==> flow/design.v <==
module cla_adder(input c_in, input [3:0] A, B, output [3:0] Output, output c_out);
wire [3:0] prop,gen,carry;
assign carry[0]=c_in;
assign gen[0]=A[0]&B[0];
assign prop[0]=A[0]|B[0];
assign carry[1]=(carry[0]&prop[0])|gen[0];
assign Output[0]=A[0]^B[0]^carry[0];
assign gen[1]=A[1]&B[1];
assign prop[1]=A[1]|B[1];
assign carry[2]=(carry[1]&prop[1])|gen[1];
assign Output[1]=A[1]^B[1]^carry[1];
assign gen[2]=A[2]&B[2];
assign prop[2]=A[2]|B[2];
assign carry[3]=(carry[2]&prop[2])|gen[2];
assign Output[2]=A[2]^B[2]^carry[2];
assign gen[3]=A[3]&B[3];
assign prop[3]=A[3]|B[3];
assign c_out=(carry[3]&prop[3])|gen[3];
assign Output[3]=A[3]^B[3]^carry[3];
endmodule
module ones_compliment (
    input [7:0] A,  
    output [7:0] Output
   );
assign Output[0]=A[0]^1;
assign Output[1]=A[1]^1;
assign Output[2]=A[2]^1;
assign Output[3]=A[3]^1;
assign Output[4]=A[4]^1;
assign Output[5]=A[5]^1;
assign Output[6]=A[6]^1;
assign Output[7]=A[7]^1;
endmodule
module twos_compliment (
    input [7:0] A,   
    output [7:0] Output  
   );
wire c_out,c_out2;
wire [7:0] temp_value;
ones_compliment COMPLIMENT1(.A(A),.Output(temp_value));
cla_adder ADDER1(.c_in(1'b0), .A(temp_value[3:0]), .B(4'd1), .Output(Output[3:0]), .c_out(c_out));
cla_adder ADDER2(.c_in(1'b0), .A(temp_value[7:4]), .B({3'd0,c_out}), .Output(Output[7:4]), .c_out(c_out2));
endmodule
module ripple_cla( input c_in, input [7:0] A, B, output [7:0] Output, output c_out);
wire temp_c;
wire [7:0] D;
assign D[0]=B[0]^c_in;
assign D[1]=B[1]^c_in;
assign D[2]=B[2]^c_in;
assign D[3]=B[3]^c_in;
assign D[4]=B[4]^c_in;
assign D[5]=B[5]^c_in;
assign D[6]=B[6]^c_in;
assign D[7]=B[7]^c_in;
cla_adder CLA1(.c_in(c_in),.c_out(temp_c),.A(A[3:0]),.B(D[3:0]),.Output(Output[3:0]));
cla_adder CLA2(.c_in(temp_c),.c_out(c_out),.A(A[7:4]),.B(D[7:4]),.Output(Output[7:4]));
endmodule
module ripple_cla16(input c_in, input [15:0] A, B, output [15:0] Output, output c_out);
wire temp1_c,temp2_c,temp3_c;
wire [15:0] D;
assign D[0]=B[0]^c_in;
assign D[1]=B[1]^c_in;
assign D[2]=B[2]^c_in;
assign D[3]=B[3]^c_in;
assign D[4]=B[4]^c_in;
assign D[5]=B[5]^c_in;
assign D[6]=B[6]^c_in;
assign D[7]=B[7]^c_in;
assign D[8]=B[8]^c_in;
assign D[9]=B[9]^c_in;
assign D[10]=B[10]^c_in;
assign D[11]=B[11]^c_in;
assign D[12]=B[12]^c_in;
assign D[13]=B[13]^c_in;
assign D[14]=B[14]^c_in;
assign D[15]=B[15]^c_in;
cla_adder CLA1(.c_in(c_in),.c_out(temp1_c),.A(A[3:0]),.B(D[3:0]),.Output(Output[3:0]));
cla_adder CLA2(.c_in(temp1_c),.c_out(temp2_c),.A(A[7:4]),.B(D[7:4]),.Output(Output[7:4]));
cla_adder CLA3(.c_in(temp2_c),.c_out(temp3_c),.A(A[11:8]),.B(D[11:8]),.Output(Output[11:8]));
cla_adder CLA4(.c_in(temp3_c),.c_out(c_out),.A(A[15:12]),.B(D[15:12]),.Output(Output[15:12]));
endmodule
module booth_multiplier (
	input clk,  
	input en,  
	input [7:0] A,B,
	output [15:0] Output
);
reg [15:0] posA, negA;
reg [7:0] tempB;
wire [7:0] compA;
reg prev;
wire c_out1, c_out2;
wire [15:0] posOutput, negOutput;
reg [15:0] temp_Output;
function [7:0] sign;  
  input [7:0] A;
  input [7:0] B;
  if(A[7]==B[7])
    sign=0;
  else
    sign=1;
endfunction
function [7:0] absolute_value;  
  input [7:0] input_value;
  if(input_value>8'd127)
    absolute_value=9'd256-input_value;
  else
    absolute_value=input_value;
endfunction
assign Output=(sign(A,B)==1)?(17'd65536-temp_Output):temp_Output;
always @(posedge clk)
begin
  if(en==1)
  begin
    if(tempB[0]==1 & prev==0)
      temp_Output<=posOutput;
    else if(tempB[0]==0 & prev==1)
      temp_Output<=negOutput;
    prev<=tempB[0];
    posA<=(posA<<1);  
    negA<=(negA<<1);  
    tempB<=(tempB>>1);  
  end
  else
    begin
      posA<={8'd0,absolute_value(A)};
      negA<={8'b11111111,compA};
      tempB<=absolute_value(B);
      prev<=1'b0;
      temp_Output<=16'd0;
    end
end
twos_compliment COMPLIMENT1(.A(absolute_value(A)), .Output(compA));
ripple_cla16 CLA1(.c_in(1'b0), .A(temp_Output), .B(negA), .Output(posOutput), .c_out(c_out1));
ripple_cla16 CLA2(.c_in(1'b0), .A(temp_Output), .B(posA), .Output(negOutput), .c_out(c_out2));
endmodule
module display_module (
	input clk,  
	input rst,  
  	input [6:0] b1,b2,b3,b4,  
  	output output_o1,output_o2,output_o3,output_o4,
  	output [0:6] output_bcd
);
reg o1,o2,o3,o4;
reg [0:6] bcd;
reg [63:0] display_count; 
reg [63:0] count;  
assign output_o1=o1;
assign output_o2=o2;
assign output_o3=o3;
assign output_o4=o4;
assign output_bcd=bcd;
always @(posedge clk)
begin
	if(rst==1)
		count=0;
	else
		count=display_count+1;
	if(count%256<=60)
	begin
		o1<=1;
		o2<=1;
		o3<=1;
		o4<=0;
		bcd<=b4;
	end
	else if(count%256>60 & count%256<=120)
	begin
		o1<=1;
		o2<=1;
		o3<=0;
		o4<=1;
		bcd<=b3;
	end
	else if(count%256>120 & count%256<=180 )
	begin
		o1<=1;
		o2<=0;
		o3<=1;
		o4<=1;
		bcd<=b2;
	end
	else if(count%256>180 & count%256<=240 )
	begin
		o1<=0;
		o2<=1;
		o3<=1;
		o4<=1;
		bcd<=b1;
	end
	else if(count==240)
	begin
		count=0;
	end
	display_count<=count;
end
endmodule
module alu(input read,write,dig1,dig2,dig3,dig4,rst,clk,rev,exec,sign, output o1,o2,o3,o4, output [0:6] bcd);
localparam RESET=4'd0;
localparam IDLE=4'd1;
localparam ADDRESS=4'd2;
localparam DISPLAY=4'd3;
localparam WRITE=4'd4;
localparam EXECUTE=4'd5;
localparam DEBOUNCER_CONSTANT=32'b0111_1111_1111_1111_1111_1111_1111_1111;
localparam DEBOUNCER_CLOCK=10;
localparam OPERATOR=4'd1;
localparam OPERAND1=4'd2;
localparam OPERAND2=4'd3;
localparam ADD=4'd0;
localparam SUB=4'd1;
localparam MUL=4'd2;
localparam DIV=4'd3;
reg [3:0] state, location_state;  
reg [3:0] location_state_q;
reg [3:0] di1,di2,di3,di4,di5,add1,add2,add4;  
reg [3:0] di1_q,di2_q,di3_q,di4_q,di5_q,add1_q,add2_q,add4_q;
reg [6:0] b1,b2,b3,b4;  
reg [6:0] b1_q,b2_q,b3_q,b4_q;
reg [63:0] main_count; 
reg [63:0] main_count_q;
reg [31:0] debouncer4,debouncer3,debouncer2,debouncer1;  
reg [31:0] debouncer4_q,debouncer3_q,debouncer2_q,debouncer1_q;
reg [7:0] value, address;  
reg [7:0] value_q, address_q;
reg [31:0] temp_register;  
reg [31:0] temp_register_q;
reg mem_we;  
reg [31:0] mem_wdata;  
reg [31:0] memory[0:31];  
reg [7:0] temp_value,temp_display1,temp_display2;  
reg idle,address_read,mul_en;  
reg address_read_q,mul_en_q;
reg sign_1, sign_2; 
reg sign_1_q, sign_2_q;
wire temp_c_sub,temp_c_add;  
wire [7:0] add_output,sub_output;  
wire [15:0] mul_output, div_output;
function [6:0] bcd_number;  
	input reg [3:0] d;
	case (d)
		4'd0:bcd_number=7'b0000001;
		4'd1:bcd_number=7'b1001111;
		4'd2:bcd_number=7'b0010010;
		4'd3:bcd_number=7'b0000110;
		4'd4:bcd_number=7'b1001100;
		4'd5:bcd_number=7'b0100100;
		4'd6:bcd_number=7'b0100000;
		4'd7:bcd_number=7'b0001111;
		4'd8:bcd_number=7'b0000000;
		4'd9:bcd_number=7'b0001100;
		4'd10:bcd_number=7'b0001000;
		4'd11:bcd_number=7'b1100000;
		4'd12:bcd_number=7'b0110001;
		4'd13:bcd_number=7'b1000010;
		4'd14:bcd_number=7'b0110000;
		4'd15:bcd_number=7'b0111000;
		default:bcd_number=7'b1111111;
	endcase
endfunction
function [6:0] bcd_operator;  
	input reg [3:0] d;
	case (d)
		ADD:bcd_operator=7'b0001000;
		SUB:bcd_operator=7'b0100100;
		MUL:bcd_operator=7'b0011000;
		DIV:bcd_operator=7'b1000010;
		default:bcd_operator=7'b1111111;
	endcase
endfunction
function [7:0] absolute_value;  
	input [7:0] input_value;
	if(input_value>8'd127)
		absolute_value=9'd256-input_value;
	else
		absolute_value=input_value;
endfunction
always @(*)
begin
	if (rst==1)
		state=RESET;
	else if(idle==1)
		state=IDLE;
	else if(address_read_q==1 & exec==1)
		state=EXECUTE;
	else if(address_read_q==1 & read==1)
		state=DISPLAY;
	else if (address_read_q==1 & write==1)
		state=WRITE;
	else if (read==1 | write==1 | exec==1)
		state=ADDRESS;
	else
		state=IDLE;
end
always @(posedge clk)
begin
	if(read==1 | write==1 | rst==1 | exec==1)
		idle<=0;
	else
		idle<=1;
end
always @(*)
begin
	mul_en=mul_en_q;address_read=address_read_q;
	location_state=location_state_q;
	address=address_q;value=value_q;
	di1=di1_q;di2=di2_q;di3=di3_q;di4=di4_q;di5=di5_q;add1=add1_q;add2=add2_q;add4=add4_q;
	b1=b1_q;b2=b2_q;b3=b3_q;b4=b4_q;
	main_count=main_count_q;
	debouncer1=debouncer1_q;debouncer2=debouncer2_q;debouncer3=debouncer3_q;debouncer4=debouncer4_q;
	temp_register=temp_register_q;
	sign_1=sign_1_q;sign_2=sign_2_q;
	temp_value=0;temp_display1=0;temp_display2=0;
	mem_we=0;mem_wdata=0;
	case(state)
		RESET:
			begin
				mul_en=0;address_read=0;
				location_state=RESET;
				address=0;value=0;  
				main_count=0;temp_register=0;sign_1=1;sign_2=1;
				debouncer1=0;debouncer2=0;debouncer3=0;debouncer4=0;
				di1=0;di2=0;di3=0;di4=0;di5=0;add1=0;add2=0;add4=0;  
				b4=7'b0110001;	 
				b3=7'b1110001;	 
				b2=7'b0110000;	 
				b1=7'b1101010;	 
			end
		IDLE:
			begin
				mul_en=0;address_read=0;
				location_state=RESET;
				b4=7'b1001111;	 
				b3=7'b1000010;	 
				b2=7'b1110001;	 
				b1=7'b0110000;	 
			end
		ADDRESS:
			begin
				main_count=main_count+1;
				if(main_count==DEBOUNCER_CLOCK)
				begin
					debouncer1=(debouncer1<<1)+dig1;
					debouncer2=(debouncer2<<1)+dig2;
					debouncer4=(debouncer4<<1)+dig4;
					if(debouncer4==DEBOUNCER_CONSTANT)
					begin
						address_read=1;
						address={add2,add1};  
					end
					else
					begin
						if(debouncer1==DEBOUNCER_CONSTANT)
						begin
							if(rev==0) 
								add1=(add1+1)%16;
							else
								add1=(add1-1)%16;
						end
						if(debouncer2==DEBOUNCER_CONSTANT)
						begin
							if(rev==0) 
								add2=(add2+1)%2;
							else
								add2=(add2-1)%2;
						end
					end
					main_count=0;
					b4=7'b0001000;	 
					b3=7'b1000010;	 
					b2=bcd_number(add2);
					b1=bcd_number(add1);
				end
			end
		EXECUTE:
			begin
				temp_register=memory[address_q];
				case(temp_register[3:0])
					ADD:
						begin
							temp_value=absolute_value(add_output);
							if(temp_register[15]==0 & temp_register[23]==0 & add_output[7]==1)
							begin
								b3=7'b1111111; 
								b2=7'b1111111; 
								b1=7'b1100010;  
							end
							else if(temp_register[15]==1 & temp_register[23]==1 & add_output[7]==0)
							begin
								b3=7'b1111111; 
								b2=7'b1111111; 
								b1=7'b1100011;  
							end
							else
							begin
								if(temp_value!=add_output)
									b3=7'b1111110;  
								else
									b3=7'b1111111; 
								b4=7'b1110110;  
								b2=bcd_number(temp_value[7:4]);
								b1=bcd_number(temp_value[3:0]);
							end
						end
					SUB:
						begin
							temp_value=absolute_value(sub_output);
							if(temp_register[15]==0 & temp_register[23]==1 & sub_output[7]==1)
							begin
								b3=7'b1111111; 
								b2=7'b1111111; 
								b1=7'b1100010;  
							end
							else if(temp_register[15]==1 & temp_register[23]==0 & sub_output[7]==0)
							begin
								b3=7'b1111111; 
								b2=7'b1111111; 
								b1=7'b1100011;  
							end
							else
							begin
								if(temp_value!=sub_output)
									b3=7'b1111110;  
								else
									b3=7'b1111111; 
								b4=7'b1110110;  
								b2=bcd_number(temp_value[7:4]);
								b1=bcd_number(temp_value[3:0]);
							end
						end
					MUL:
						begin
							mul_en=1;
							b4=bcd_number(mul_output[15:12]);
							b3=bcd_number(mul_output[11:8]);
							b2=bcd_number(mul_output[7:4]);
							b1=bcd_number(mul_output[3:0]);
						end
					DIV:
						begin
							b2=bcd_number(div_output[7:4]);
							b1=bcd_number(div_output[3:0]);
						end
					default:
						begin
							b4=7'b1110110;  
							b2=7'b1111110;  
							b1=7'b1111110;  
						end
				endcase
			end
		WRITE:
			begin
				main_count=main_count+1;
				if(main_count==DEBOUNCER_CLOCK)
				begin
					debouncer1=(debouncer1<<1)+dig1;
					debouncer2=(debouncer2<<1)+dig2;
					debouncer3=(debouncer3<<1)+dig3;
					debouncer4=(debouncer4<<1)+dig4;
					if(location_state==RESET)
						location_state=OPERATOR;
					if(debouncer4==DEBOUNCER_CONSTANT)
					begin
						location_state=location_state+1;
						if(location_state>=4)
						begin
							if(sign_1==0)
								temp_display1 = 9'd256-{di3,di2};
							else
								temp_display1={di3,di2};
							if(sign_2==0)
								temp_display2 = 9'd256-{di5,di4};
							else
								temp_display2={di5,di4};
							mem_we=1;
							mem_wdata={8'd0,temp_display2,temp_display1,4'd0,di1};
							address_read=0;
							location_state=RESET;
						end
					end
					else
					begin
						if (location_state==OPERATOR)
						begin
							if(debouncer1==DEBOUNCER_CONSTANT)
							begin
								if(rev==0) 
									di1=(di1+1)%4;
								else
									di1=(di1-1)%4;
							end
						end
						else if(location_state==OPERAND1)
						begin
							sign_1=sign;
							if(debouncer1==DEBOUNCER_CONSTANT)
							begin
								if(rev==0) 
									di2=(di2+1)%16;
								else
									di2=(di2-1)%16;
							end
							if(debouncer2==DEBOUNCER_CONSTANT)
							begin
								sign_1=sign;
								if(rev==0) 
									di3=(di3+1)%8;
								else
									di3=(di3-1)%8;
							end
						end
						else if(location_state==OPERAND2)
						begin
							if(debouncer1==DEBOUNCER_CONSTANT)
							begin
								sign_2=sign;
								if(rev==0) 
									di4=(di4+1)%16;
								else
									di4=(di4-1)%16;
							end
							if(debouncer2==DEBOUNCER_CONSTANT)
							begin
								sign_2=sign;
								if(rev==0) 
									di5=(di5+1)%8;
								else
									di5=(di5-1)%8;
							end
						end
					end
					main_count=0;
					if(location_state==OPERATOR)
					begin
						b4=7'b1100010;  
						b3=7'b0011000;  
						b2=7'b1111111; 
						b1=bcd_operator(di1);
					end
					else if (location_state==OPERAND1)
					begin
						b4=7'b1001111;  
						if(sign)
							b3=7'b1111111;  
						else
							b3=7'b1111110;  
						b2=bcd_number(di3);
						b1=bcd_number(di2);
					end
					else if (location_state==OPERAND2)
					begin
						b4=7'b0010010;  
						if(sign)
							b3=7'b1111111;  
						else
							b3=7'b1111110;  
						b2=bcd_number(di5);
						b1=bcd_number(di4);
					end
					else
					begin
						b4=7'b1111110;  
						b3=7'b1111110;  
						b2=7'b1111110;  
						b1=7'b1111110;  
					end
				end
			end
		DISPLAY:
			begin
				main_count=main_count+1;
				if(main_count==DEBOUNCER_CLOCK)
				begin
					debouncer1=(debouncer1<<1)+dig1;
					debouncer2=(debouncer2<<1)+dig2;
					debouncer3=(debouncer3<<1)+dig3;
					debouncer4=(debouncer4<<1)+dig4;
					if(debouncer4==DEBOUNCER_CONSTANT)
					begin
						address_read=0;
						location_state=RESET;
					end
					else
					begin
						if(debouncer1==DEBOUNCER_CONSTANT)
							location_state=OPERATOR;
						if(debouncer2==DEBOUNCER_CONSTANT)
							location_state=OPERAND1;
						if(debouncer3==DEBOUNCER_CONSTANT)
							location_state=OPERAND2;
					end
					main_count=0;
					temp_register=memory[address_q];
					if(location_state==OPERATOR)
					begin
						b4=7'b1100010;  
						b3=7'b0011000;  
						b2=7'b1111111; 
						b1=bcd_operator(temp_register[3:0]);
					end
					else if (location_state==OPERAND1)
					begin
						temp_value=absolute_value(temp_register[15:8]);
						b4=7'b1001111;  
						if(temp_value!=temp_register[15:8])
							b3=7'b1111110;  
						else
							b3=7'b1111111; 
						b2=bcd_number(temp_value[7:4]);
						b1=bcd_number(temp_value[3:0]);
					end
					else if (location_state==OPERAND2)
					begin
						temp_value=absolute_value(temp_register[23:16]);
						b4=7'b0010010;  
						if(temp_value!=temp_register[23:16])
							b3=7'b1111110;  
						else
							b3=7'b1111111; 
						b2=bcd_number(temp_value[7:4]);
						b1=bcd_number(temp_value[3:0]);
					end
					else
					begin
						b4=7'b1000010;	 
						b3=7'b1001111;	 
						b2=7'b0100100;	 
						b1=7'b0011000;	 
					end
				end
			end
	endcase
end
always @(posedge clk)
begin
	mul_en_q<=mul_en;address_read_q<=address_read;
	location_state_q<=location_state;
	address_q<=address;value_q<=value;
	di1_q<=di1;di2_q<=di2;di3_q<=di3;di4_q<=di4;di5_q<=di5;add1_q<=add1;add2_q<=add2;add4_q<=add4;
	b1_q<=b1;b2_q<=b2;b3_q<=b3;b4_q<=b4;
	main_count_q<=main_count;
	debouncer1_q<=debouncer1;debouncer2_q<=debouncer2;debouncer3_q<=debouncer3;debouncer4_q<=debouncer4;
	temp_register_q<=temp_register;
	sign_1_q<=sign_1;sign_2_q<=sign_2;
	if(mem_we)
		memory[address_q]<=mem_wdata;
end
assign div_output=16'd0;
ripple_cla RIPPLE_CLA1(.c_in(1'b0), .c_out(temp_c_add), .A(temp_register_q[15:8]), .B(temp_register_q[23:16]), .Output(add_output));
ripple_cla RIPPLE_CLA2(.c_in(1'b1), .c_out(temp_c_sub), .A(temp_register_q[15:8]), .B(temp_register_q[23:16]), .Output(sub_output));
booth_multiplier BOOTH(.clk(clk), .A(temp_register_q[15:8]), .B(temp_register_q[23:16]), .en(mul_en_q), .Output(mul_output));
display_module DISPLAY1(.clk(clk), .rst(rst), .b1(b1_q), .b2(b2_q), .b3(b3_q), .b4(b4_q), .output_bcd(bcd), .output_o1(o1), .output_o2(o2), .output_o3(o3), .output_o4(o4));
endmodule
# == Tool chain data of alu ==
# The steps from the RTL of alu to its reports follow in flow order.
# Line numbers count from 1 in the design file above.
# Library cell names are shortened.
# A cell with n/a has no value.
# design
top,alu
clk_port,clk
library,sky130hd
lib_corner,tt_025C_1v80

# == After elaboration ==
# Counts by Yosys on the flattened word-level netlist (proc, flatten, opt, wreduce; memories kept). Print and check cells are left out.
# Memory sizes are those after Yosys's memory passes, which may raise the word count (mostly to a power of two), join words into wider ones and drop unused or constant bits.
# classes
logic,312
addsub,30
mux,243
compare,14
reduce_and_logical,36
n_eq,54
# ops
cell,n
2-to-1 mux 64 bit,7
2-to-1 mux 7 bit,51
2-to-1 mux 4 bit,64
case mux 31 bit (select 2 bit),4
2-to-1 mux 8 bit,23
case mux 7 bit (select 6 bit),4
case mux 7 bit (select 4 bit),5
adder 32 x 1 -> 32 bit,4
== test 32 x 31 -> 1 bit (second input constant),4
adder 64 x 1 -> 64 bit (second input constant),2
case mux 64 bit (select 2 bit),1
2-to-1 mux 31 bit,4
2-to-1 mux 24 bit,5
bitwise AND 1 bit,105
XOR 1 bit,98
bitwise OR 1 bit,86
case mux 24 bit (select 3 bit),1
subtractor 1 x 8 -> 8 bit (first input constant),8
== test 64 x 4 -> 1 bit (second input constant),1
== test 64 x 8 -> 1 bit (second input constant),1
> comparator 8 x 7 -> 1 bit (second input constant),7
case mux 4 bit (select 2 bit),7
== test 4 x 2 -> 1 bit (second input constant),12
2-to-1 mux 16 bit,3
2-to-1 mux 1 bit,41
!= test 8 bit,4
2-to-1 mux 32 bit,1
!= test 2 bit (second input constant),14
# Other operator kinds: 46; their cells: 122.
# word_totals
out_inout_bits,11
register_bits,413
elab_cells,749
ram_bits,1024
romBits,2240
n_memories,21
clocked_rd_ports_x_width,32
# mem_list
memory,size,word_bits,rd,wr,line,source
memory,32,32,1,1,230,reg [31:0] memory[0:31];
(name not given),16,7,1,0,241,case (d)
(name not given),16,7,1,0,241,
(name not given),16,7,1,0,241,
(name not given),16,7,1,0,241,
(name not given),16,7,1,0,241,
# Further memories, not shown: 15.

# == Depth ==
# Longest topological path by Yosys (ltp), each cell counted once; first at word level (registers and memories cut), then after technology mapping (sequential cells cut; the memories' decode and read muxes count).
# logic_depth
ltp_word,32
abc_area,0
depth_mapped,25
mapped_depth_nobuf,24

# == Mapped cells and area ==
# Source: synth_stat.txt of the flow (Yosys; design flattened, memories mapped). It holds for the ABC_AREA given above (unset counts as 0); a run with the other value may have another netlist.
# The area totals of this step are shown rounded.
# by_type
type,n
edfxtp_1,920
mux4_2,155
ha_1,124
dfxtp_1,74
mux2i_1,106
nor2_1,268
xnor2_1,114
and2_1,149
fa_1,43
nand2_1,222
o21ai_0,153
xor2_1,67
a21oi_1,109
clkbuf_1,137
nand3_1,100
inv_1,120
nand4_1,68
nor3_1,78
# Not listed: further types 77, cells in them 749.
# mapped
mapped_area_um2,50000
buffers,200
sequential_area_um2,29000
mapped_cells,3756
flip_flops,994
# The figures by module come from a second, unflattened synthesis with its own total; it is not the netlist above.
# unflattened
hier_cells,3993
area_unflattened_um2,51000
# Each row is one instance without its submodules.
# modules
module,area_um2,n_inst,n_cells,mod_seq_area_um2
alu,45000,1,3339,28000
booth_multiplier,2600,1,269,1100
cla_adder,120,14,14,0.0
display_module,1100,1,125,450
ripple_cla16,170,2,18,0.0
ripple_cla,81,2,9,0.0
ones_compliment,30,1,8,0.0
twos_compliment,7.5,1,2,0.0

# == Timing after synthesis ==
# Source: OpenSTA report_checks on the synthesized netlist (no wires, ideal clock, input and output delay 20% of the period each), path of least setup slack; recovery checks are left aside. Register names are those of the netlist, which keeps one name where synthesis merged equal registers.
# synth_timing
kind,register -> register
startpoint,register BOOTH.temp_Output[0]
endpoint,register BOOTH.temp_Output[15]
path_delay_ps,7536
period_ps,10000
path_stages,21
path_slack_ps,2464
t_arrival_ps,7421
n_path_buf,0
period_less_setup_slack_ps,7536
# "path_delay_ps" is the arrival time less input delay plus setup time.
# "path_stages" counts driving pins, that of a launching flip-flop among them; a cell with two outputs on the path counts twice.
# "period_less_setup_slack_ps" is the clock period less the worst setup slack; recovery checks do not enter. This is arithmetic on one report: input and output delays are still those of the set period (20% each).
# The rows between start and end are the longest chain of elaborated cells between them; the timing report does not say that the signal goes this way. Where chains are equally long, one stands for them.
# A line is the first line of the expression or statement that the cell stems from. Yosys adds cells for indexed reads and writes and turns some case tables into memories.
# At most two assigning lines are given for a register; there are more.
# synth_via
path_cell_list,dfxtp_1 ha_1 maj3_1 fa_1 fa_1 fa_1 fa_1 fa_1 fa_1 fa_1 fa_1 fa_1 fa_1 fa_1 fa_1 fa_1 xor2_1 nor2_1 a211oi_1 xor2_1 and2_1
elab_chain_len,32
cone_cells,61
cone_classes,mux: 2; logic: 59
# synth_rtl
element,line,source
"start, declared",94,reg [15:0] temp_Output;
"start, assigned",116,temp_Output<=posOutput;
"start, assigned",118,temp_Output<=negOutput;
bitwise AND 1 bit,4,assign gen[0]=A[0]&B[0];
bitwise AND 1 bit,10,assign carry[2]=(carry[1]&prop[1])|gen[1];
bitwise OR 1 bit,10,
bitwise AND 1 bit,14,assign carry[3]=(carry[2]&prop[2])|gen[2];
bitwise OR 1 bit,14,
bitwise AND 1 bit,18,assign c_out=(carry[3]&prop[3])|gen[3];
bitwise OR 1 bit,18,
(+18 left out),n/a,
bitwise AND 1 bit,10,
bitwise OR 1 bit,10,
bitwise AND 1 bit,14,
bitwise OR 1 bit,14,
XOR 1 bit,19,assign Output[3]=A[3]^B[3]^carry[3];
2-to-1 mux 16 bit,117,else if(tempB[0]==0 & prev==1)
2-to-1 mux 16 bit,115,if(tempB[0]==1 & prev==0)
"end, assigned",116,
"end, assigned",118,
"end, declared",94,

# == Path in the finished layout ==
# From the final timing report of run 1: the path of least setup slack in the routed layout; clock arrival at registers is part of the times.
# The path's times are printed in steps of 10 ps; the period is the one set.
# layout_timing
kind,register -> register
startpoint,register BOOTH.temp_Output[0]
endpoint,register BOOTH.temp_Output[15]
t_arrival_ps,8590
period_ps,11300
path_stages,21
path_slack_ps,3290
n_path_buf,0
# The rows between start and end are the longest chain of elaborated cells between them; the timing report does not say that the signal goes this way. Where chains are equally long, one stands for them.
# At most two assigning lines are given for a register; there are more.
# layout_via
path_cell_list,dfxtp_1 ha_1 maj3_1 fa_1 fa_1 fa_1 fa_1 fa_1 fa_1 fa_1 fa_1 fa_1 fa_1 fa_1 fa_1 fa_1 xor2_1 nor2_1 a211oi_1 xor2_1 and2_1
elab_chain_len,32
cone_cells,61
cone_classes,mux: 2; logic: 59
# layout_rtl
element,line,source
"start, declared",94,reg [15:0] temp_Output;
"start, assigned",116,temp_Output<=posOutput;
"start, assigned",118,temp_Output<=negOutput;
bitwise AND 1 bit,4,assign gen[0]=A[0]&B[0];
bitwise AND 1 bit,10,assign carry[2]=(carry[1]&prop[1])|gen[1];
bitwise OR 1 bit,10,
bitwise AND 1 bit,14,assign carry[3]=(carry[2]&prop[2])|gen[2];
bitwise OR 1 bit,14,
bitwise AND 1 bit,18,assign c_out=(carry[3]&prop[3])|gen[3];
bitwise OR 1 bit,18,
(+18 left out),n/a,
bitwise AND 1 bit,10,
bitwise OR 1 bit,10,
bitwise AND 1 bit,14,
bitwise OR 1 bit,14,
XOR 1 bit,19,assign Output[3]=A[3]^B[3]^carry[3];
2-to-1 mux 16 bit,117,else if(tempB[0]==0 & prev==1)
2-to-1 mux 16 bit,115,if(tempB[0]==1 & prev==0)
"end, assigned",116,
"end, assigned",118,
"end, declared",94,

# Flow measurements of alu on sky130hd: 6 stored runs with different settings, listed in no order. Input and output delays are each 20% of the period that was set; the output load is 0.01 pF.
# "clock_period_reached_ps" is the run's clock period less its worst setup slack. It is reckoned from that one timing run; input and output delays stay at 20% of the period that was set.
# "worst_path_time_ps" means the part of the period allowed to the worst setup path (the constraints hold back 20% at inputs and 20% at outputs) less its slack; where the path has registers, the arrival times of their clocks count too.
# "totalPower_mw" rests on the timing tool's default activity at the inputs, not on a simulated workload.
# "worst_path_time_ps" is given in steps of 10 ps.
# The measured numbers are rounded.
# Among the settings, -- means not set for that run.
run name,CORE_MARGIN,CORE_UTILIZATION,GPL_ROUTABILITY_DRIVEN,MIN_ROUTING_LAYER,PLACE_DENSITY_LB_ADDON,SLEW_MARGIN,period_ns,CAP_MARGIN,ABC_AREA,CELL_PAD_IN_SITES_DETAIL_PLACEMENT,CORE_ASPECT_RATIO,CTS_CLUSTER_DIAMETER,HOLD_SLACK_MARGIN,PLACE_DENSITY,MAX_ROUTING_LAYER,CTS_CLUSTER_SIZE,TNS_END_PERCENT,GPL_TIMING_DRIVEN,SETUP_SLACK_MARGIN,totalPower_mw,worst_path_time_ps,timing.worst_path_kind,finish.utilization_pct,die_footprint_um2,clock_period_reached_ps,synthArea_um2,final_cell_area_um2,fin_ws_ps
run 1,5,32,0,met2,0.11,30,11.3,20,--,--,--,--,--,--,--,--,--,--,--,9.5,8010,register -> register,36,160000,8013,50000,56000,3300
run 2,8,55,1,--,--,20,6.39,25,0,0,1.09,167,0.08,0.48,--,--,--,--,--,16,6480,register -> register,61,100000,6484,50000,55000,-94
run 3,2,45,--,met2,--,20,4.49,20,--,--,--,--,--,--,met4,--,--,--,--,26,6490,register -> register,57,110000,6495,50000,62000,-2000
run 4,4,45,--,met1,0.16,20,4.49,20,--,2,1.15,--,--,--,met4,64,55,--,--,30,7590,register -> register,58,120000,7595,50000,64000,-3100
run 5,2,59,--,--,0.06,0,12.2,20,1,1,0.89,--,0.16,--,--,--,--,1,3.25,8.9,7730,register -> register,65,88000,7732,50000,55000,4500
run 6,2,45,--,--,--,20,8.04,20,--,--,--,--,--,--,--,--,--,--,--,13,7720,register -> register,51,110000,7718,50000,55000,320
